==> flow/design.v <==
module axi_master_write #(
    parameter AXI_ID_WD   = 2,
    parameter AXI_DATA_WD = 32,
    parameter AXI_ADDR_WD = 32,
    parameter AXI_STRB_WD = 4
)(
    input                      M_AXI_ACLK,
    input                      M_AXI_ARESETN,    
    input                      w_cmd_valid,
    input  [AXI_ADDR_WD-1 : 0] w_cmd_addr,
    input  [AXI_ID_WD-1   : 0] w_cmd_id,
    input  [1 : 0]             w_cmd_burst,
    input  [2 : 0]             w_cmd_size,
    input  [AXI_ADDR_WD-1 : 0] w_cmd_len,
    output                     w_cmd_ready,
    output                     w_cmd_abort,
    output [AXI_ADDR_WD-1 : 0] M_AXI_AWADDR,
    output [AXI_ID_WD-1   : 0] M_AXI_AWID,
    output [1 : 0]             M_AXI_AWBURST,
    output [2 : 0]             M_AXI_AWSIZE,
    output [7 : 0]             M_AXI_AWLEN,
    output                     M_AXI_AWVALID,
    input                      M_AXI_AWREADY,
    output [AXI_DATA_WD-1 : 0] M_AXI_WDATA,
    output                     M_AXI_WLAST,
    output [AXI_STRB_WD-1 : 0] M_AXI_WSTRB,
    output                     M_AXI_WVALID,
    input                      M_AXI_WREADY,
    input  [AXI_ID_WD-1   : 0] M_AXI_BID,
    input  [1 : 0]             M_AXI_BRESP,
    input                      M_AXI_BVALID,
    output                     M_AXI_BREADY
);
localparam IW = AXI_ID_WD,
           DW = AXI_DATA_WD,
           AW = AXI_ADDR_WD,
           SW = AXI_STRB_WD;
localparam FIXED     = 2'b00,
           INCREMENT = 2'b01,
           WRAP      = 2'b10;
localparam ADDRLSB           = $clog2(DW) - 3;
localparam T_LGMAXBURST      = $clog2((4096 << 3) / DW);
localparam LGMAXBURST        = (T_LGMAXBURST < 8) ? T_LGMAXBURST : 8;
localparam LGMAX_FIXED_BURST = (T_LGMAXBURST < 4) ? T_LGMAXBURST : 4;
localparam AWT               = AW - ADDRLSB;
reg w_busy;
reg w_complete_combo;
reg pre_start;
reg start_burst_combo;
reg phantom_start;
reg [AW-1  : 0] awaddr;
reg [IW-1  : 0] awid;
reg [AWT-1 : 0] awlent;
reg [1 : 0]     awburst;
reg [2 : 0]     awsize;
reg aw_incr_burst;
reg aw_full_incr_burst;
reg aw_full_fixed_burst;
reg aw_needs_alignment;
reg            axi_awvalid;
reg [IW-1 : 0] axi_awid;
reg [AW-1 : 0] axi_awaddr;
reg [1 : 0]    axi_awburst;
reg [7 : 0]    axi_awlen;
reg [2 : 0]    axi_awsize;
reg [DW-1 : 0] axi_wdata;
reg [SW-1 : 0] axi_wstrb;
reg            axi_wlast;
reg            axi_wvalid;
reg            axi_bready;
reg [AWT-1 : 0] aw_requests_remaining;
reg [AWT-1 : 0] aw_next_remaining_combo;
reg aw_next_full_incr_burst_remaining_combo;
reg aw_none_incr_burst_remaining;
reg aw_none_incr_burst_remaining_combo;
reg aw_next_full_fixed_burst_remaining_combo;
reg aw_none_fixed_burst_remaining;
reg aw_none_fixed_burst_remaining_combo;
reg [LGMAXBURST-1 : 0] addr_align_combo;
reg [LGMAXBURST   : 0] initial_burst_len_combo;
reg [LGMAXBURST   : 0] wr_max_burst;
reg [LGMAXBURST   : 0] wr_beats_cnt;
reg axi_abort_pending;
wire w_fire     = w_cmd_valid   && w_cmd_ready;
wire awfire     = M_AXI_AWVALID && M_AXI_AWREADY;
wire wfire      = M_AXI_WVALID  && M_AXI_WREADY;
wire bfire      = M_AXI_BVALID  && M_AXI_BREADY;
wire last_wfire = M_AXI_WLAST   && wfire;
wire aw_pending = M_AXI_AWVALID && !M_AXI_AWREADY;
wire w_pending  = M_AXI_WVALID  && !M_AXI_WREADY;
always @(posedge M_AXI_ACLK) begin
    if (!M_AXI_ARESETN) begin
        w_busy <= 1'b0;
    end
    else if (w_fire) begin
        w_busy <= 1'b1;
    end
    else if (w_complete_combo) begin
        w_busy <= 1'b0;
    end
end
always @(posedge M_AXI_ACLK) begin
    if (!w_busy) begin
        pre_start <= 1'b1;
    end
    else begin
        pre_start <= 1'b0;
    end
end
always @(*) begin
    start_burst_combo = !(aw_incr_burst ? aw_none_incr_burst_remaining : aw_none_fixed_burst_remaining);
    if (!w_busy || axi_abort_pending) begin
        start_burst_combo = 1'b0;
    end
    if (axi_awvalid || pre_start) begin
        start_burst_combo = 1'b0;
    end
    if (M_AXI_WVALID && !(M_AXI_WLAST && M_AXI_WREADY)) begin
        start_burst_combo = 1'b0;
    end
end
always @(posedge M_AXI_ACLK) begin
    if (!w_busy) begin
        phantom_start <= 1'b0;
    end
    else begin
        phantom_start <= start_burst_combo;
    end
end
always @(posedge M_AXI_ACLK) begin
    if (!M_AXI_ARESETN) begin
        axi_awvalid <= 1'b0;
    end
    else if (!aw_pending) begin
        axi_awvalid <= start_burst_combo;
    end
end
always @(*) begin
    if (!w_busy) begin
        w_complete_combo = 1'b0;
    end
    else begin
        w_complete_combo = last_wfire && (aw_incr_burst ? aw_none_incr_burst_remaining : aw_none_fixed_burst_remaining);
        if (axi_abort_pending && !axi_wvalid && !axi_awvalid) begin
            w_complete_combo = 1'b1;
        end
    end
end
always @(posedge M_AXI_ACLK) begin
    if (!w_busy) begin
        axi_abort_pending <= 1'b0;
    end
    else if (bfire && M_AXI_BRESP[1]) begin
        axi_abort_pending <= 1'b1;
    end
end
always @(posedge M_AXI_ACLK) begin
    if (!M_AXI_ARESETN) begin
        awburst <= INCREMENT;
        awsize  <= 'b0;
        awlent  <= 'b0;
        awid    <= 'b0;
        awaddr  <= 'b0;
        aw_incr_burst       <= 1'b1;
        aw_full_incr_burst  <= 1'b0;
        aw_full_fixed_burst <= 1'b0; 
    end
    else if (!w_busy) begin 
        awburst <= w_cmd_burst;
        awsize  <= w_cmd_size;
        awlent  <= w_cmd_len[AW-1 : ADDRLSB];
        awid    <= w_cmd_id;
        awaddr  <= w_cmd_addr;
        aw_incr_burst       <= (w_cmd_burst == INCREMENT);
        aw_full_incr_burst  <= |w_cmd_len[AW-1 : (ADDRLSB+LGMAXBURST)];
        aw_full_fixed_burst <= |w_cmd_len[AW-1 : (ADDRLSB+LGMAX_FIXED_BURST)];
    end
end
always @(posedge M_AXI_ACLK) begin
    if (!aw_pending) begin
        axi_awburst <= awburst;
        axi_awid    <= awid;
        axi_awsize  <= awsize;
    end
end
wire [LGMAXBURST : 0] aw_align_sum = {1'b0, w_cmd_addr[(ADDRLSB+LGMAXBURST-1) : ADDRLSB]} + {1'b0, w_cmd_len[(ADDRLSB+LGMAXBURST-1) : ADDRLSB]};
always @(posedge M_AXI_ACLK) begin
    if (!w_busy) begin
        aw_needs_alignment <= 1'b0;
        if (|w_cmd_addr[(ADDRLSB+LGMAXBURST-1) : ADDRLSB]) begin
            if (|w_cmd_len[AW-1 : (LGMAXBURST+ADDRLSB)]) begin
                aw_needs_alignment <= 1'b1;
            end
            else if (aw_align_sum[LGMAXBURST]) begin
                aw_needs_alignment <= 1'b1;
            end
        end
    end
end
always @(*) begin
    addr_align_combo        = 1'b1 + (~awaddr[(ADDRLSB+LGMAXBURST-1) : ADDRLSB]);
    initial_burst_len_combo = (1 << LGMAXBURST);
    if (!aw_incr_burst) begin
        initial_burst_len_combo = (1 << LGMAX_FIXED_BURST);
        if (!aw_full_fixed_burst) begin
            initial_burst_len_combo = {1'b0, awlent[LGMAXBURST-1 : 0]};
        end
    end
    else if (aw_needs_alignment) begin
        initial_burst_len_combo = {1'b0, addr_align_combo};
    end
    else if (!aw_full_incr_burst) begin
        initial_burst_len_combo = {1'b0, awlent[LGMAXBURST-1 : 0]};
    end
end
always @(posedge M_AXI_ACLK) begin
    if (pre_start) begin
        wr_max_burst <= initial_burst_len_combo;
    end
    else if (phantom_start) begin
        if (aw_incr_burst) begin
            if (!aw_next_full_incr_burst_remaining_combo) begin
                wr_max_burst <= {1'b0, aw_next_remaining_combo[7 : 0]};
            end
            else begin
                wr_max_burst <= (1 << LGMAXBURST);
            end
        end
        else begin
            if (!aw_next_full_fixed_burst_remaining_combo) begin
                wr_max_burst <= {4'b0, aw_next_remaining_combo[3 : 0]};
            end
            else begin
                wr_max_burst <= (1 << LGMAX_FIXED_BURST);
            end
        end
    end
end
always @(posedge M_AXI_ACLK) begin
    if (!aw_pending) begin
        axi_awlen <= wr_max_burst - 1'b1;
    end
end
always @(posedge M_AXI_ACLK) begin
    if (pre_start) begin
        aw_requests_remaining         <= awlent;
        aw_none_incr_burst_remaining  <= 1'b0;
        aw_none_fixed_burst_remaining <= 1'b0;
    end
    else if (phantom_start) begin
        aw_requests_remaining         <= aw_next_remaining_combo;
        aw_none_incr_burst_remaining  <= aw_none_incr_burst_remaining_combo;
        aw_none_fixed_burst_remaining <= aw_none_fixed_burst_remaining_combo;
    end
    else if (axi_abort_pending) begin
        aw_requests_remaining         <= 'b0;
        aw_none_incr_burst_remaining  <= 1'b1;
        aw_none_fixed_burst_remaining <= 1'b1;
    end
end
always @(*) begin
    aw_next_remaining_combo                  = aw_requests_remaining - ({(LGMAXBURST+1){phantom_start}} & wr_max_burst);
    aw_next_full_incr_burst_remaining_combo  = |aw_next_remaining_combo[AWT-1 : LGMAXBURST];
    aw_next_full_fixed_burst_remaining_combo = |aw_next_remaining_combo[AWT-1 : LGMAX_FIXED_BURST];
    aw_none_incr_burst_remaining_combo       = !aw_next_full_incr_burst_remaining_combo && !(|aw_next_remaining_combo[LGMAXBURST-1 : 0]);
    aw_none_fixed_burst_remaining_combo      = !aw_next_full_fixed_burst_remaining_combo && !(|aw_next_remaining_combo[LGMAX_FIXED_BURST-1 : 0]);
end
always @(posedge M_AXI_ACLK) begin
    if (!w_busy) begin
        axi_awaddr <= w_cmd_addr;
    end
    else if (awfire) begin
        axi_awaddr[ADDRLSB-1 : 0] <= 'b0;
        if (aw_incr_burst) begin
            axi_awaddr[AW-1 : ADDRLSB] <=axi_awaddr[AW-1 : ADDRLSB] + axi_awlen + 1'b1;
        end
    end
end
always @(posedge M_AXI_ACLK) begin
    if (!M_AXI_ARESETN) begin
        axi_wvalid <= 1'b0;
    end
    else if (!w_pending) begin
        if (last_wfire) begin
            axi_wvalid <= 1'b0;
        end
        if (start_burst_combo) begin
            axi_wvalid <= 1'b1;
        end
    end
end
always @(posedge M_AXI_ACLK) begin
    if (!M_AXI_ARESETN) begin
        wr_beats_cnt  <= 'b0;
    end
    else begin
        case ({phantom_start,  wfire})
            2'b00: begin end
            2'b01: begin
                wr_beats_cnt  <= wr_beats_cnt - 1'b1;
            end
            2'b10: begin
                wr_beats_cnt  <= wr_beats_cnt + wr_max_burst;
            end
            2'b11: begin
                wr_beats_cnt  <= wr_beats_cnt + M_AXI_AWLEN;
            end
        endcase
    end
end
always @(posedge M_AXI_ACLK) begin
    if (!M_AXI_ARESETN) begin
        axi_wdata <= 'b0;
    end
    else if (wfire) begin
        axi_wdata <= axi_wdata + 1'b1;
        if (M_AXI_WLAST) begin
            axi_wdata <= 'b0;
        end
    end
end
always @(posedge M_AXI_ACLK) begin
    if (!w_busy) begin
        axi_wlast <= (awlent == 'b1);
    end
    else if (!w_pending) begin
        if (start_burst_combo) begin
            axi_wlast <= (wr_max_burst == 'b1);
        end
        else if (phantom_start) begin
            axi_wlast <= (M_AXI_AWLEN == 'b1);
        end
        else begin
            axi_wlast <= (wr_beats_cnt == 2);
        end
    end
end
always @(posedge M_AXI_ACLK) begin
    if (!w_pending) begin
        axi_wstrb <= axi_abort_pending ? 'b0 : {SW{1'b1}};
    end
end 
always @(posedge M_AXI_ACLK) begin
    if (!M_AXI_ARESETN) begin
        axi_bready <= 1'b0;
    end 
    else if (last_wfire) begin
        axi_bready <= 1'b1;
    end
    else if (bfire) begin
        axi_bready <= 1'b0;
    end
end
assign w_cmd_ready   = !w_busy && !axi_abort_pending;
assign w_cmd_abort   = axi_abort_pending;
assign M_AXI_AWVALID = axi_awvalid;
assign M_AXI_AWADDR  = axi_awaddr;
assign M_AXI_AWID    = axi_awid;
assign M_AXI_AWBURST = axi_awburst;
assign M_AXI_AWSIZE  = axi_awsize;
assign M_AXI_AWLEN   = axi_awlen;
assign M_AXI_WVALID  = axi_wvalid;
assign M_AXI_WDATA   = axi_wdata;
assign M_AXI_WSTRB   = axi_wstrb;
assign M_AXI_WLAST   = axi_wlast;
assign M_AXI_BREADY  = axi_bready;
endmodule
module axi_master_read #(
    parameter AXI_ID_WD   = 2,
    parameter AXI_DATA_WD = 32,
    parameter AXI_ADDR_WD = 32,
    parameter AXI_STRB_WD = 4
)(
    input                      M_AXI_ACLK,
    input                      M_AXI_ARESETN,    
    input                      r_cmd_valid,
    input  [AXI_ADDR_WD-1 : 0] r_cmd_addr,
    input  [AXI_ID_WD-1   : 0] r_cmd_id,
    input  [1 : 0]             r_cmd_burst,
    input  [2 : 0]             r_cmd_size,
    input  [AXI_ADDR_WD-1 : 0] r_cmd_len,
    output                     r_cmd_ready,
    output                     r_cmd_abort,
    output [AXI_ADDR_WD-1 : 0] M_AXI_ARADDR,
    output [AXI_ID_WD-1   : 0] M_AXI_ARID,
    output [1 : 0]             M_AXI_ARBURST,
    output [2 : 0]             M_AXI_ARSIZE,
    output [7 : 0]             M_AXI_ARLEN,
    output                     M_AXI_ARVALID,
    input                      M_AXI_ARREADY,
    input  [AXI_DATA_WD-1 : 0] M_AXI_RDATA,
    input                      M_AXI_RLAST,
    input  [AXI_ID_WD-1   : 0] M_AXI_RID,
    input  [1 : 0]             M_AXI_RRESP,
    input                      M_AXI_RVALID,
    output                     M_AXI_RREADY
);
localparam IW = AXI_ID_WD,
           DW = AXI_DATA_WD,
           AW = AXI_ADDR_WD,
           SW = AXI_STRB_WD;
localparam FIXED     = 2'b00,
           INCREMENT = 2'b01,
           WRAP      = 2'b10;
localparam ADDRLSB           = $clog2(DW) - 3;
localparam T_LGMAXBURST      = $clog2((4096 << 3) / DW);
localparam LGMAXBURST        = (T_LGMAXBURST < 8) ? T_LGMAXBURST : 8;
localparam LGMAX_FIXED_BURST = (T_LGMAXBURST < 4) ? T_LGMAXBURST : 4;
localparam AWT               = AW - ADDRLSB;
reg r_busy;
reg r_complete_combo;
reg pre_start;
reg start_burst_combo;
reg phantom_start;
reg [AW-1  : 0] araddr;
reg [IW-1  : 0] arid;
reg [AWT-1 : 0] arlent;
reg [1 : 0]     arburst;
reg [2 : 0]     arsize;
reg ar_incr_burst;
reg ar_full_incr_burst;
reg ar_full_fixed_burst;
reg ar_needs_alignment;
reg            axi_arvalid;
reg [IW-1 : 0] axi_arid;
reg [AW-1 : 0] axi_araddr;
reg [1 : 0]    axi_arburst;
reg [7 : 0]    axi_arlen;
reg [2 : 0]    axi_arsize;
reg            axi_rready;
reg [AWT-1 : 0] ar_requests_remaining;
reg [AWT-1 : 0] ar_next_remaining_combo;
reg ar_next_full_incr_burst_remaining_combo;
reg ar_none_incr_burst_remaining;
reg ar_none_incr_burst_remaining_combo;
reg ar_next_full_fixed_burst_remaining_combo;
reg ar_none_fixed_burst_remaining;
reg ar_none_fixed_burst_remaining_combo;
reg [LGMAXBURST-1 : 0] addr_align_combo;
reg [LGMAXBURST   : 0] initial_burst_len_combo;
reg [LGMAXBURST   : 0] rd_max_burst;
reg [9 : 0] ar_burst_outstanding;
reg         ar_last_outstanding;
reg axi_abort_pending;
wire r_fire     = r_cmd_valid   && r_cmd_ready;
wire arfire     = M_AXI_ARVALID && M_AXI_ARREADY;
wire rfire      = M_AXI_RVALID  && M_AXI_RREADY;
wire last_rfire = M_AXI_RLAST   && rfire;
wire ar_pending = M_AXI_ARVALID && !M_AXI_ARREADY;
always @(posedge M_AXI_ACLK) begin
    if (!M_AXI_ARESETN) begin
        r_busy <= 1'b0;
    end
    else if (r_fire) begin
        r_busy <= 1'b1;
    end
    else if (r_complete_combo) begin
        r_busy <= 1'b0;
    end
end
always @(posedge M_AXI_ACLK) begin
    if (!r_busy) begin
        pre_start <= 1'b1;
    end
    else begin
        pre_start <= 1'b0;
    end
end
always @(*) begin
    start_burst_combo = !(ar_incr_burst ? ar_none_incr_burst_remaining : ar_none_fixed_burst_remaining);
    if (!r_busy || axi_abort_pending) begin
        start_burst_combo = 1'b0;
    end
    if (axi_arvalid || pre_start) begin
        start_burst_combo = 1'b0;
    end
end
always @(posedge M_AXI_ACLK) begin
    if (!r_busy) begin
        phantom_start <= 1'b0;
    end
    else begin
        phantom_start <= start_burst_combo;
    end
end
always @(posedge M_AXI_ACLK) begin
    if (!M_AXI_ARESETN) begin
        axi_arvalid <= 1'b0;
    end
    else if (!ar_pending) begin
        axi_arvalid <= start_burst_combo;
    end
end
always @(*) begin
    if (!r_busy) begin
        r_complete_combo = 1'b0;
    end
    else begin
        r_complete_combo = !pre_start && !phantom_start
                        && (ar_incr_burst ? ar_none_incr_burst_remaining : ar_none_fixed_burst_remaining)
                        && ((ar_burst_outstanding == 'b0) || (last_rfire && ar_last_outstanding));
    end
end
always @(posedge M_AXI_ACLK) begin
    if (!M_AXI_ARESETN) begin
        ar_burst_outstanding <= 'b0;
        ar_last_outstanding  <= 1'b0;
    end
    else begin
        if (phantom_start && !last_rfire) begin
            ar_burst_outstanding <= ar_burst_outstanding + 1'b1;
            ar_last_outstanding  <= (ar_burst_outstanding == 1'b0);
        end
        if (last_rfire && !phantom_start) begin
            ar_burst_outstanding <= ar_burst_outstanding - 1'b1;
            ar_last_outstanding  <= (ar_burst_outstanding == 'd2);
        end
    end
end
always @(posedge M_AXI_ACLK) begin
    if (!r_busy) begin
        axi_abort_pending <= 1'b0;
    end
    else if (rfire && M_AXI_RRESP[1]) begin
        axi_abort_pending <= 1'b1;
    end
end
always @(posedge M_AXI_ACLK) begin
    if (!M_AXI_ARESETN) begin
        arburst <= INCREMENT;
        arsize  <= 'b0;
        arlent  <= 'b0;
        arid    <= 'b0;
        araddr  <= 'b0;
        ar_incr_burst       <= 1'b1;
        ar_full_incr_burst  <= 1'b0;
        ar_full_fixed_burst <= 1'b0; 
    end
    else if (!r_busy) begin 
        arburst <= r_cmd_burst;
        arsize  <= r_cmd_size;
        arlent  <= r_cmd_len[AW-1 : ADDRLSB];
        arid    <= r_cmd_id;
        araddr  <= r_cmd_addr;
        ar_incr_burst       <= (r_cmd_burst == INCREMENT);
        ar_full_incr_burst  <= |r_cmd_len[AW-1 : (ADDRLSB+LGMAXBURST)];
        ar_full_fixed_burst <= |r_cmd_len[AW-1 : (ADDRLSB+LGMAX_FIXED_BURST)];
    end
end
always @(posedge M_AXI_ACLK) begin
    if (!ar_pending) begin
        axi_arburst <= arburst;
        axi_arid    <= arid;
        axi_arsize  <= arsize;
    end
end
wire [LGMAXBURST : 0] ar_align_sum = {1'b0, r_cmd_addr[(ADDRLSB+LGMAXBURST-1) : ADDRLSB]} + {1'b0, r_cmd_len[(ADDRLSB+LGMAXBURST-1) : ADDRLSB]};
always @(posedge M_AXI_ACLK) begin
    if (!r_busy) begin
        ar_needs_alignment <= 1'b0;
        if (|r_cmd_addr[(ADDRLSB+LGMAXBURST-1) : ADDRLSB]) begin
            if (|r_cmd_len[AW-1 : (LGMAXBURST+ADDRLSB)]) begin
                ar_needs_alignment <= 1'b1;
            end
            else if (ar_align_sum[LGMAXBURST]) begin
                ar_needs_alignment <= 1'b1;
            end
        end
    end
end
always @(*) begin
    addr_align_combo        = 1'b1 + (~araddr[(ADDRLSB+LGMAXBURST-1) : ADDRLSB]);
    initial_burst_len_combo = (1 << LGMAXBURST);
    if (!ar_incr_burst) begin
        initial_burst_len_combo = (1 << LGMAX_FIXED_BURST);
        if (!ar_full_fixed_burst) begin
            initial_burst_len_combo = {1'b0, arlent[LGMAXBURST-1 : 0]};
        end
    end
    else if (ar_needs_alignment) begin
        initial_burst_len_combo = {1'b0, addr_align_combo};
    end
    else if (!ar_full_incr_burst) begin
        initial_burst_len_combo = {1'b0, arlent[LGMAXBURST-1 : 0]};
    end
end
always @(posedge M_AXI_ACLK) begin
    if (pre_start) begin
        rd_max_burst <= initial_burst_len_combo;
    end
    else if (phantom_start) begin
        if (ar_incr_burst) begin
            if (!ar_next_full_incr_burst_remaining_combo) begin
                rd_max_burst <= {1'b0, ar_next_remaining_combo[7 : 0]};
            end
            else begin
                rd_max_burst <= (1 << LGMAXBURST);
            end
        end
        else begin
            if (!ar_next_full_fixed_burst_remaining_combo) begin
                rd_max_burst <= {4'b0, ar_next_remaining_combo[3 : 0]};
            end
            else begin
                rd_max_burst <= (1 << LGMAX_FIXED_BURST);
            end
        end
    end
end
always @(posedge M_AXI_ACLK) begin
    if (!ar_pending) begin
        axi_arlen <= rd_max_burst - 1'b1;
    end
end
always @(posedge M_AXI_ACLK) begin
    if (pre_start) begin
        ar_requests_remaining         <= arlent;
        ar_none_incr_burst_remaining  <= 1'b0;
        ar_none_fixed_burst_remaining <= 1'b0;
    end
    else if (phantom_start) begin
        ar_requests_remaining         <= ar_next_remaining_combo;
        ar_none_incr_burst_remaining  <= ar_none_incr_burst_remaining_combo;
        ar_none_fixed_burst_remaining <= ar_none_fixed_burst_remaining_combo;
    end
    else if (axi_abort_pending) begin
        ar_requests_remaining         <= 'b0;
        ar_none_incr_burst_remaining  <= 1'b1;
        ar_none_fixed_burst_remaining <= 1'b1;
    end
end
always @(*) begin
    ar_next_remaining_combo                  = ar_requests_remaining - ({(LGMAXBURST+1){phantom_start}} & rd_max_burst);
    ar_next_full_incr_burst_remaining_combo  = |ar_next_remaining_combo[AWT-1 : LGMAXBURST];
    ar_next_full_fixed_burst_remaining_combo = |ar_next_remaining_combo[AWT-1 : LGMAX_FIXED_BURST];
    ar_none_incr_burst_remaining_combo       = !ar_next_full_incr_burst_remaining_combo && !(|ar_next_remaining_combo[LGMAXBURST-1 : 0]);
    ar_none_fixed_burst_remaining_combo      = !ar_next_full_fixed_burst_remaining_combo && !(|ar_next_remaining_combo[LGMAX_FIXED_BURST-1 : 0]);
end
always @(posedge M_AXI_ACLK) begin
    if (!r_busy) begin
        axi_araddr <= r_cmd_addr;
    end
    else if (arfire) begin
        axi_araddr[ADDRLSB-1 : 0] <= 'b0;
        if (ar_incr_burst) begin
            axi_araddr[AW-1 : ADDRLSB] <=axi_araddr[AW-1 : ADDRLSB] + axi_arlen + 1'b1;
        end
    end
end
always @(posedge M_AXI_ACLK) begin
    if (!M_AXI_ARESETN) begin
        axi_rready <= 1'b0;
    end 
    else if (arfire) begin
        axi_rready <= 1'b1;
    end
    else if (r_complete_combo) begin
        axi_rready <= 1'b0;
    end
end
assign r_cmd_ready   = !r_busy && !axi_abort_pending;
assign r_cmd_abort   = axi_abort_pending;
assign M_AXI_ARVALID = axi_arvalid;
assign M_AXI_ARADDR  = axi_araddr;
assign M_AXI_ARID    = axi_arid;
assign M_AXI_ARBURST = axi_arburst;
assign M_AXI_ARSIZE  = axi_arsize;
assign M_AXI_ARLEN   = axi_arlen;
assign M_AXI_RREADY  = axi_rready;
endmodule
module DMAC #(
    parameter AXI_ID_WD   = 2,
    parameter AXI_DATA_WD = 32,
    parameter AXI_ADDR_WD = 32,
    parameter AXI_STRB_WD = 4
)(
    input                      AXI_ACLK,
    input                      AXI_ARESETN,    
    input                      cmd_valid,
    input  [AXI_ADDR_WD-1 : 0] cmd_addr,
    input  [AXI_ID_WD-1   : 0] cmd_id,
    input  [1 : 0]             cmd_burst,
    input  [2 : 0]             cmd_size,
    input  [AXI_ADDR_WD-1 : 0] cmd_len,
    output                     cmd_ready,
    output                     cmd_abort,
    output [AXI_ADDR_WD-1 : 0] AXI_AWADDR,
    output [AXI_ID_WD-1   : 0] AXI_AWID,
    output [1 : 0]             AXI_AWBURST,
    output [2 : 0]             AXI_AWSIZE,
    output [7 : 0]             AXI_AWLEN,
    output                     AXI_AWVALID,
    input                      AXI_AWREADY,
    output [AXI_DATA_WD-1 : 0] AXI_WDATA,
    output [AXI_STRB_WD-1 : 0] AXI_WSTRB,
    output                     AXI_WLAST,
    output                     AXI_WVALID,
    input                      AXI_WREADY,
    input  [AXI_ID_WD-1   : 0] AXI_BID,
    input  [1 : 0]             AXI_BRESP,
    input                      AXI_BVALID,
    output                     AXI_BREADY,
    output [AXI_ADDR_WD-1 : 0] AXI_ARADDR,
    output [AXI_ID_WD-1   : 0] AXI_ARID,
    output [1 : 0]             AXI_ARBURST,
    output [2 : 0]             AXI_ARSIZE,
    output [7 : 0]             AXI_ARLEN,
    output                     AXI_ARVALID,
    input                      AXI_ARREADY,
    input  [AXI_DATA_WD-1 : 0] AXI_RDATA,
    input                      AXI_RLAST,
    input  [AXI_ID_WD-1   : 0] AXI_RID,
    input  [1 : 0]             AXI_RRESP,
    input                      AXI_RVALID,
    output                     AXI_RREADY
);
wire w_cmd_ready, r_cmd_ready;
wire w_cmd_abort, r_cmd_abort;
assign cmd_ready = w_cmd_ready && r_cmd_ready;
assign cmd_abort = w_cmd_abort || r_cmd_abort;
wire cmd_valid_both = cmd_valid && cmd_ready;
axi_master_write #(
    .AXI_ID_WD(AXI_ID_WD),
    .AXI_DATA_WD(AXI_DATA_WD),
    .AXI_ADDR_WD(AXI_ADDR_WD),
    .AXI_STRB_WD(AXI_STRB_WD)
) axi_master_write(
    .M_AXI_ACLK(AXI_ACLK),
    .M_AXI_ARESETN(AXI_ARESETN),    
    .w_cmd_valid(cmd_valid_both),
    .w_cmd_addr(cmd_addr),
    .w_cmd_id(cmd_id),
    .w_cmd_burst(cmd_burst),
    .w_cmd_size(cmd_size),
    .w_cmd_len(cmd_len),
    .w_cmd_ready(w_cmd_ready),
    .w_cmd_abort(w_cmd_abort),
    .M_AXI_AWADDR(AXI_AWADDR),
    .M_AXI_AWID(AXI_AWID),
    .M_AXI_AWBURST(AXI_AWBURST),
    .M_AXI_AWSIZE(AXI_AWSIZE),
    .M_AXI_AWLEN(AXI_AWLEN),
    .M_AXI_AWVALID(AXI_AWVALID),
    .M_AXI_AWREADY(AXI_AWREADY),
    .M_AXI_WDATA(AXI_WDATA),
    .M_AXI_WLAST(AXI_WLAST),
    .M_AXI_WSTRB(AXI_WSTRB),
    .M_AXI_WVALID(AXI_WVALID),
    .M_AXI_WREADY(AXI_WREADY),
    .M_AXI_BID(AXI_BID),
    .M_AXI_BRESP(AXI_BRESP),
    .M_AXI_BVALID(AXI_BVALID),
    .M_AXI_BREADY(AXI_BREADY)
);
axi_master_read #(
    .AXI_ID_WD(AXI_ID_WD),
    .AXI_DATA_WD(AXI_DATA_WD),
    .AXI_ADDR_WD(AXI_ADDR_WD),
    .AXI_STRB_WD(AXI_STRB_WD)
) axi_master_read(
    .M_AXI_ACLK(AXI_ACLK),
    .M_AXI_ARESETN(AXI_ARESETN),    
    .r_cmd_valid(cmd_valid_both),
    .r_cmd_addr(cmd_addr),
    .r_cmd_id(cmd_id),
    .r_cmd_burst(cmd_burst),
    .r_cmd_size(cmd_size),
    .r_cmd_len(cmd_len),
    .r_cmd_ready(r_cmd_ready),
    .r_cmd_abort(r_cmd_abort),
    .M_AXI_ARADDR(AXI_ARADDR),
    .M_AXI_ARID(AXI_ARID),
    .M_AXI_ARBURST(AXI_ARBURST),
    .M_AXI_ARSIZE(AXI_ARSIZE),
    .M_AXI_ARLEN(AXI_ARLEN),
    .M_AXI_ARVALID(AXI_ARVALID),
    .M_AXI_ARREADY(AXI_ARREADY),
    .M_AXI_RDATA(AXI_RDATA),
    .M_AXI_RLAST(AXI_RLAST),
    .M_AXI_RVALID(AXI_RVALID),
    .M_AXI_RREADY(AXI_RREADY),
    .M_AXI_RID(AXI_RID),
    .M_AXI_RRESP(AXI_RRESP)
);
endmodule
==> reports on DMAC <==
[Reports on DMAC]
Tool output for the design above before and after an edit, in the order of the flow.
Lines under "before" count in the file above, lines under "after" in the edited file.
"change" is "after" less "before", of the values as shown; "relative change" is that difference over "before", in percent.
Operators carry their Yosys type and port widths (W data, S select, Z words).
Cell names lack the library's common part.
Not given: n/a
Inputs
  top module: DMAC
  clock input: AXI_ACLK
  library: sky130hd
  corner: tt_025C_1v80

[The edit]
Unified diff, file above to edited file.
The edit is scripted, without regard to the design's behaviour, which it may alter; it was not made to optimise anything.
begin of diff
@@ -672,5 +672,5 @@
     parameter AXI_ID_WD   = 2,
     parameter AXI_DATA_WD = 32,
-    parameter AXI_ADDR_WD = 32,
+    parameter AXI_ADDR_WD = 64,
     parameter AXI_STRB_WD = 4
 )(
end of diff

[After elaboration]
Yosys after proc, flatten, opt, wreduce and memory -nomap, before mapping. Memory bits, and registers merged into a memory's read port (data or address), are not among the register bits. Print and check cells are not counted. Equal cells are merged and count once.
Cells by class
  add/sub/neg operators: before 17, after 17, change 0, relative change 0.00%
  equality and inequality tests: before 14, after 14, change 0, relative change 0.00%
  mux-type cells: before 75, after 75, change 0, relative change 0.00%
  bitwise gates (word level): before 5, after 5, change 0, relative change 0.00%
  reductions and logical operators: before 90, after 90, change 0, relative change 0.00%
Operators by type and width
  $mux W30: before 12, after 0, change -12, relative change -100.00%
  $mux W62: before 0, after 12, change +12
  $reduce_or A22 Y1: before 3, after 0, change -3, relative change -100.00%
  $reduce_or A26 Y1: before 3, after 0, change -3, relative change -100.00%
  $reduce_or A54 Y1: before 0, after 3, change +3
  $reduce_or A58 Y1: before 0, after 3, change +3
  $add A30 B1 Y30 const B: before 2, after 0, change -2, relative change -100.00%
  $add A30 B8 Y30: before 2, after 0, change -2, relative change -100.00%
  $sub A30 B30 Y30: before 2, after 0, change -2, relative change -100.00%
  $add A62 B1 Y62 const B: before 0, after 2, change +2
  $add A62 B8 Y62: before 0, after 2, change +2
  $sub A62 B62 Y62: before 0, after 2, change +2
  $eq A30 B1 Y1 const B: before 1, after 0, change -1, relative change -100.00%
  $eq A62 B1 Y1 const B: before 0, after 1, change +1
  $mux W1: before 36, after 36, change 0, relative change 0.00%
  $logic_and A1 B1 Y1: before 33, after 33, change 0, relative change 0.00%
  $logic_not A1 Y1: before 23, after 23, change 0, relative change 0.00%
  $mux W9: before 14, after 14, change 0, relative change 0.00%
  $reduce_bool A2 Y1: before 10, after 10, change 0, relative change 0.00%
  $logic_or A1 B1 Y1: before 6, after 6, change 0, relative change 0.00%
  $ne A2 B2 Y1 const B: before 5, after 5, change 0, relative change 0.00%
  $mux W2: before 4, after 4, change 0, relative change 0.00%
  $reduce_and A2 Y1: before 3, after 3, change 0, relative change 0.00%
  $reduce_bool A3 Y1: before 3, after 3, change 0, relative change 0.00%
  $reduce_or A8 Y1: before 3, after 3, change 0, relative change 0.00%
  $add A1 B8 Y8 const A: before 2, after 2, change 0, relative change 0.00%
  $and A9 B9 Y9: before 2, after 2, change 0, relative change 0.00%
  $eq A2 B1 Y1 const B: before 2, after 2, change 0, relative change 0.00%
Not every row of either side is listed.
Bit counts
  flip-flop bits (word level): before 348, after 540, change +192, relative change +55.17%
  bits of input ports: before 120, after 184, change +64, relative change +53.33%
  output and inout bits: before 138, after 202, change +64, relative change +46.38%
  word-level cells: before 258, after 258, change 0, relative change 0.00%

[Depth]
Depth = most cells in a row (Yosys ltp): at word level without a register or memory, in the mapped netlist without a sequential cell, where the memories' decode and read muxes count.
Logic depth
  word-level depth: before 8, after 8, change 0, relative change 0.00%
  ABC_AREA: before 0, after 0
  depth in mapped cells: before 16, after 17, change +1, relative change +6.25%

[After synthesis]
Source: synth_stat.txt of the flow (Yosys; design flattened, memories mapped). It holds for the ABC_AREA given above (unset counts as 0); a run with the other value may have another netlist.
Synthesis totals
  mapped cells: before 1865, after 3049, change +1184, relative change +63.49%
  synthesis area (mm2): before 0.0181587, after 0.0293394, change +0.0111807, relative change +61.57%
  flip-flops: before 341, after 533, change +192, relative change +56.30%
  buffer cells: before 75, after 138, change +63, relative change +84.00%
Cell types
  edfxtp_1: before 176, after 304, change +128, relative change +72.73%
  nor2_1: before 142, after 254, change +112, relative change +78.87%
  nand2_1: before 207, after 292, change +85, relative change +41.06%
  a21oi_1: before 91, after 169, change +78, relative change +85.71%
  nor2b_1: before 100, after 165, change +65, relative change +65.00%
  dfxtp_1: before 165, after 229, change +64, relative change +38.79%
  mux2i_1: before 86, after 149, change +63, relative change +73.26%
  o21ai_0: before 102, after 161, change +59, relative change +57.84%
  nor4_1: before 33, after 88, change +55, relative change +166.67%
  clkbuf_1: before 60, after 113, change +53, relative change +88.33%
  xnor2_1: before 84, after 136, change +52, relative change +61.90%
  xor2_1: before 83, after 125, change +42, relative change +50.60%
  nand3_1: before 51, after 85, change +34, relative change +66.67%
  nor3_1: before 38, after 72, change +34, relative change +89.47%
  or3_1: before 9, after 43, change +34, relative change +377.78%
  nand4_1: before 21, after 52, change +31, relative change +147.62%
  and3_1: before 19, after 48, change +29, relative change +152.63%
  a22o_1: before 8, after 30, change +22, relative change +275.00%
Not every row of either side is listed.
The figures by module come from a second, unflattened synthesis with its own total; it is not the netlist above.
Second synthesis, totals
  cell total of the unflattened synthesis: before 2026, after 3198, change +1172, relative change +57.85%
  area total of the unflattened synthesis (mm2): before 0.0193035, after 0.0302378, change +0.0109343, relative change +56.64%
Rows give one instance, submodules left out.
Modules, before
  axi_master_write: instances 1, cells 1105, area 0.0103987 mm2
  axi_master_read: instances 1, cells 918, area 0.008886 mm2
  DMAC: instances 1, cells 3, area 0.0000188 mm2
Modules, after
  axi_master_write: instances 1, cells 1665, area 0.0157288 mm2
  axi_master_read: instances 1, cells 1530, area 0.0144901 mm2
  DMAC: instances 1, cells 3, area 0.0000188 mm2

[Worst setup path after synthesis]
OpenSTA on the mapped netlist: ideal clock, no wires. The path of least setup slack (recovery checks aside). Input and output delay are each 20% of the period. Register names are those of the netlist, which keeps one name where synthesis merged equal registers.
Timing after synthesis
  path kind: before in2reg, after in2reg
  from: before input port AXI_WREADY, after input port AXI_ARREADY
  to: before register axi_master_write.wr_beats_cnt[8], after register axi_master_read.axi_araddr[10]
  clock period (ns): before 6.5, after 6.5, change 0.0, relative change 0.00%
  setup time (ns): before 0.115, after 0.568, change +0.453
  launch time at the first pin (ns): before 1.300, after 1.300, change 0.000, relative change 0.00%
  data arrival time (ns): before 4.313, after 5.746, change +1.433, relative change +33.23%
  path slack (ns): before 2.072, after 0.187, change -1.885
  path delay (ns): before 3.128, after 5.014, change +1.886, relative change +60.29%
  stages on the path: before 15, after 2, change -13, relative change -86.67%
  period reached after synthesis (ns): before 4.428, after 6.313, change +1.885, relative change +42.57%
"path delay" is the arrival time less input delay plus setup time.
"stages on the path" counts driving pins, that of a launching flip-flop among them; a cell with two outputs on the path counts twice.
"period reached after synthesis" = period - worst setup slack (recovery checks aside). The figure is calculated, with input and output delays left at 20% of the set period.
The rows between start and end are the longest chain of elaborated cells between them; the timing report does not say that the signal goes this way. Where chains are equally long, one stands for them.
A line is the first line of the expression or statement that the cell stems from. Yosys adds cells for indexed reads and writes and turns some case tables into memories.
A register here has more assigning lines than the two given.
Between the ends, after synthesis, before
  cells stage by stage: and2_1 > clkbuf_1 > clkbuf_1 > o211ai_1 > ha_1 > fa_1 > a21o_1 > a21oi_1 > nor2b_1 > o21a_1 > o41ai_1 > a211oi_1 > a311oi_1 > xnor2_1 > and2_1
  cells in the longest elaborated chain: 3
  elaborated cells between the ends (all ways): 6
  RTL lines with such cells: 2
RTL lines, path after synthesis, before
  start, declared: line 698  | input                      AXI_WREADY,
  $logic_and A1 B1 Y1: line 86  | wire wfire      = M_AXI_WVALID  && M_AXI_WREADY;
  $eq A2 B2 Y1: line 297  | case ({phantom_start,  wfire})
  $pmux W9 S3: line 297
  end, assigned: line 300  | wr_beats_cnt  <= wr_beats_cnt - 1'b1;
  end, assigned: line 303  | wr_beats_cnt  <= wr_beats_cnt + wr_max_burst;
  end, declared: line 82  | reg [LGMAXBURST   : 0] wr_beats_cnt;
after: Only ways into the end's enable, where the timed path ends, are counted here.
Between the ends, after synthesis, after
  cells stage by stage: nand2_1 > o21ai_0
  cells in the longest elaborated chain: 3
  elaborated cells between the ends (all ways): 3
  RTL lines with such cells: 1
RTL lines, path after synthesis, after
  start, declared: line 709  | input                      AXI_ARREADY,
  $logic_and A1 B1 Y1: line 446  | wire arfire     = M_AXI_ARVALID && M_AXI_ARREADY;
  $ne A2 B2 Y1
  $reduce_and A2 Y1
  end, assigned: line 641  | axi_araddr <= r_cmd_addr;
  end, assigned: line 646  | axi_araddr[AW-1 : ADDRLSB] <=axi_araddr[AW-1 : ADDRLSB] + axi_arlen + 1'b1;
  end, declared: line 426  | reg [AW-1 : 0] axi_araddr;

[Timing after layout]
Path of least setup slack in the final report of each run of set A (OpenROAD, finished layout, wires in). Where an end is a register, its clock arrival counts in the times.
Timing after layout
  path kind: before reg2reg, after reg2reg
  from: before register axi_master_write.phantom_start, after register axi_master_read.phantom_start
  to: before register axi_master_write.wr_max_burst[1], after register axi_master_read.rd_max_burst[7]
  clock period (ns): before 4.73, after 4.73, change 0.00, relative change 0.00%
  setup time (ns): before 0.16, after 0.13, change -0.03
  launch time at the first pin (ns): before 0.54, after 0.64, change +0.10, relative change +18.52%
  data arrival time (ns): before 4.53, after 5.04, change +0.51, relative change +11.26%
  path slack (ns): before 0.58, after 0.20, change -0.38
  stages on the path: before 14, after 17, change +3, relative change +21.43%
The rows between start and end are the longest chain of elaborated cells between them; the timing report does not say that the signal goes this way. Where chains are equally long, one stands for them.
A register here has more assigning lines than the two given.
before: Ways into the end's enable are left out, as the timed path ends at the data pin.
Between the ends, after layout, before
  cells stage by stage: dfxtp_1 > inv_1 > nor2_1 > ha_1 > fa_1 > nand2b_1 > a21oi_1 > o21ai_0 > nor2b_1 > xnor2_1 > nand4_1 > a2111oi_4 > o211ai_2 > o22ai_1
  cells in the longest elaborated chain: 7
  elaborated cells between the ends (all ways): 9
  RTL lines with such cells: 8
RTL lines, path after layout, before
  start, declared: line 50  | reg phantom_start;
  start, assigned: line 124  | phantom_start <= 1'b0;
  start, assigned: line 127  | phantom_start <= start_burst_combo;
  $and A9 B9 Y9: line 262  | aw_next_remaining_combo                  = aw_requests_remaining - ({(LGMAXBURST+1){phantom_start}} & wr_max_b ...
  $sub A30 B30 Y30: line 262
  $reduce_or A26 Y1: line 264  | aw_next_full_fixed_burst_remaining_combo = |aw_next_remaining_combo[AWT-1 : LGMAX_FIXED_BURST];
  $mux W5: line 230  | if (!aw_next_full_fixed_burst_remaining_combo) begin
  $mux W9: line 221  | if (aw_incr_burst) begin
  $mux W9: line 220  | else if (phantom_start) begin
  $mux W9: line 217  | if (pre_start) begin
  end, assigned: line 218  | wr_max_burst <= initial_burst_len_combo;
  end, assigned: line 223  | wr_max_burst <= {1'b0, aw_next_remaining_combo[7 : 0]};
  end, declared: line 81  | reg [LGMAXBURST   : 0] wr_max_burst;
after: Ways into the end's enable are left out, as the timed path ends at the data pin.
Between the ends, after layout, after
  cells stage by stage: dfxtp_1 > inv_1 > nor2_1 > ha_1 > fa_1 > nand2b_1 > a21o_1 > o21ai_1 > buf_4 > nor2_1 > xnor2_1 > nor4b_1 > buf_4 > nand4b_4 > nor4_4 > nor3b_2 > a21o_1
  cells in the longest elaborated chain: 7
  elaborated cells between the ends (all ways): 7
  RTL lines with such cells: 6
RTL lines, path after layout, after
  start, declared: line 414  | reg phantom_start;
  start, assigned: line 480  | phantom_start <= 1'b0;
  start, assigned: line 483  | phantom_start <= start_burst_combo;
  $and A9 B9 Y9: line 633  | ar_next_remaining_combo                  = ar_requests_remaining - ({(LGMAXBURST+1){phantom_start}} & rd_max_b ...
  $sub A62 B62 Y62: line 633
  $reduce_or A54 Y1: line 634  | ar_next_full_incr_burst_remaining_combo  = |ar_next_remaining_combo[AWT-1 : LGMAXBURST];
  $mux W9: line 593  | if (!ar_next_full_incr_burst_remaining_combo) begin
  $mux W9: line 592  | if (ar_incr_burst) begin
  $mux W9: line 591  | else if (phantom_start) begin
  $mux W9: line 588  | if (pre_start) begin
  end, assigned: line 589  | rd_max_burst <= initial_burst_len_combo;
  end, assigned: line 594  | rd_max_burst <= {1'b0, ar_next_remaining_combo[7 : 0]};
  end, declared: line 441  | reg [LGMAXBURST   : 0] rd_max_burst;

[Measured runs]
Both versions went through the flow (Yosys, OpenROAD) with the same settings in each pair. Constraints: input delay and output delay 20% of the set period each, output load 0.01 pF.
Settings, set A
  CORE_UTILIZATION: 40
  period_ns: 4.73
  CAP_MARGIN: 20
  CORE_MARGIN: 2
  SLEW_MARGIN: 20
Measured results, set A
  chip area in the Yosys report (mm2): before 0.0181587, after 0.0293394, change +0.0111807, relative change +61.57%
  area of the die (mm2): before 0.0471172, after 0.0755315, change +0.0284143, relative change +60.31%
  standard-cell area after layout (mm2): before 0.0222013, after 0.0360396, change +0.0138383, relative change +62.33%
  utilization (%): before 49.2, after 49.5, change +0.3
  worst slack on setup checks (ns): before 0.584, after 0.202, change -0.382
  total negative setup slack (ns): before 0.000, after 0.000, change 0.000
  post-route worst hold slack (ns): before 0.432, after 0.430, change -0.002
  power consumption (mW): before 9.451, after 14.752, change +5.301, relative change +56.09%
  reached clock period (ns): before 4.146, after 4.528, change +0.382, relative change +9.21%
Settings, set B
  ABC_AREA: 0
  CELL_PAD_IN_SITES_DETAIL_PLACEMENT: 2
  CORE_UTILIZATION: 46
  CTS_CLUSTER_DIAMETER: 326
  CTS_CLUSTER_SIZE: 71
  MAX_ROUTING_LAYER: met4
  PLACE_DENSITY_LB_ADDON: 0.13
  period_ns: 6.09
  CAP_MARGIN: 20
  CORE_MARGIN: 2
  SLEW_MARGIN: 20
Measured results, set B
  chip area in the Yosys report (mm2): before 0.0181587, after 0.0293394, change +0.0111807, relative change +61.57%
  area of the die (mm2): before 0.0410812, after 0.0658179, change +0.0247367, relative change +60.21%
  standard-cell area after layout (mm2): before 0.0210489, after 0.0339163, change +0.0128674, relative change +61.13%
  utilization (%): before 54.2, after 53.8, change -0.4
  worst slack on setup checks (ns): before 0.924, after 0.089, change -0.835
  total negative setup slack (ns): before 0.000, after 0.000, change 0.000
  post-route worst hold slack (ns): before 0.485, after 0.467, change -0.018
  power consumption (mW): before 6.516, after 10.234, change +3.718, relative change +57.06%
  reached clock period (ns): before 5.166, after 6.001, change +0.835, relative change +16.16%
"reached clock period" = clock period - worst setup slack. The figure is calculated, with input and output delays left at 20% of the set period.
"power consumption" is the tool's figure for a default switching activity; nothing was simulated.
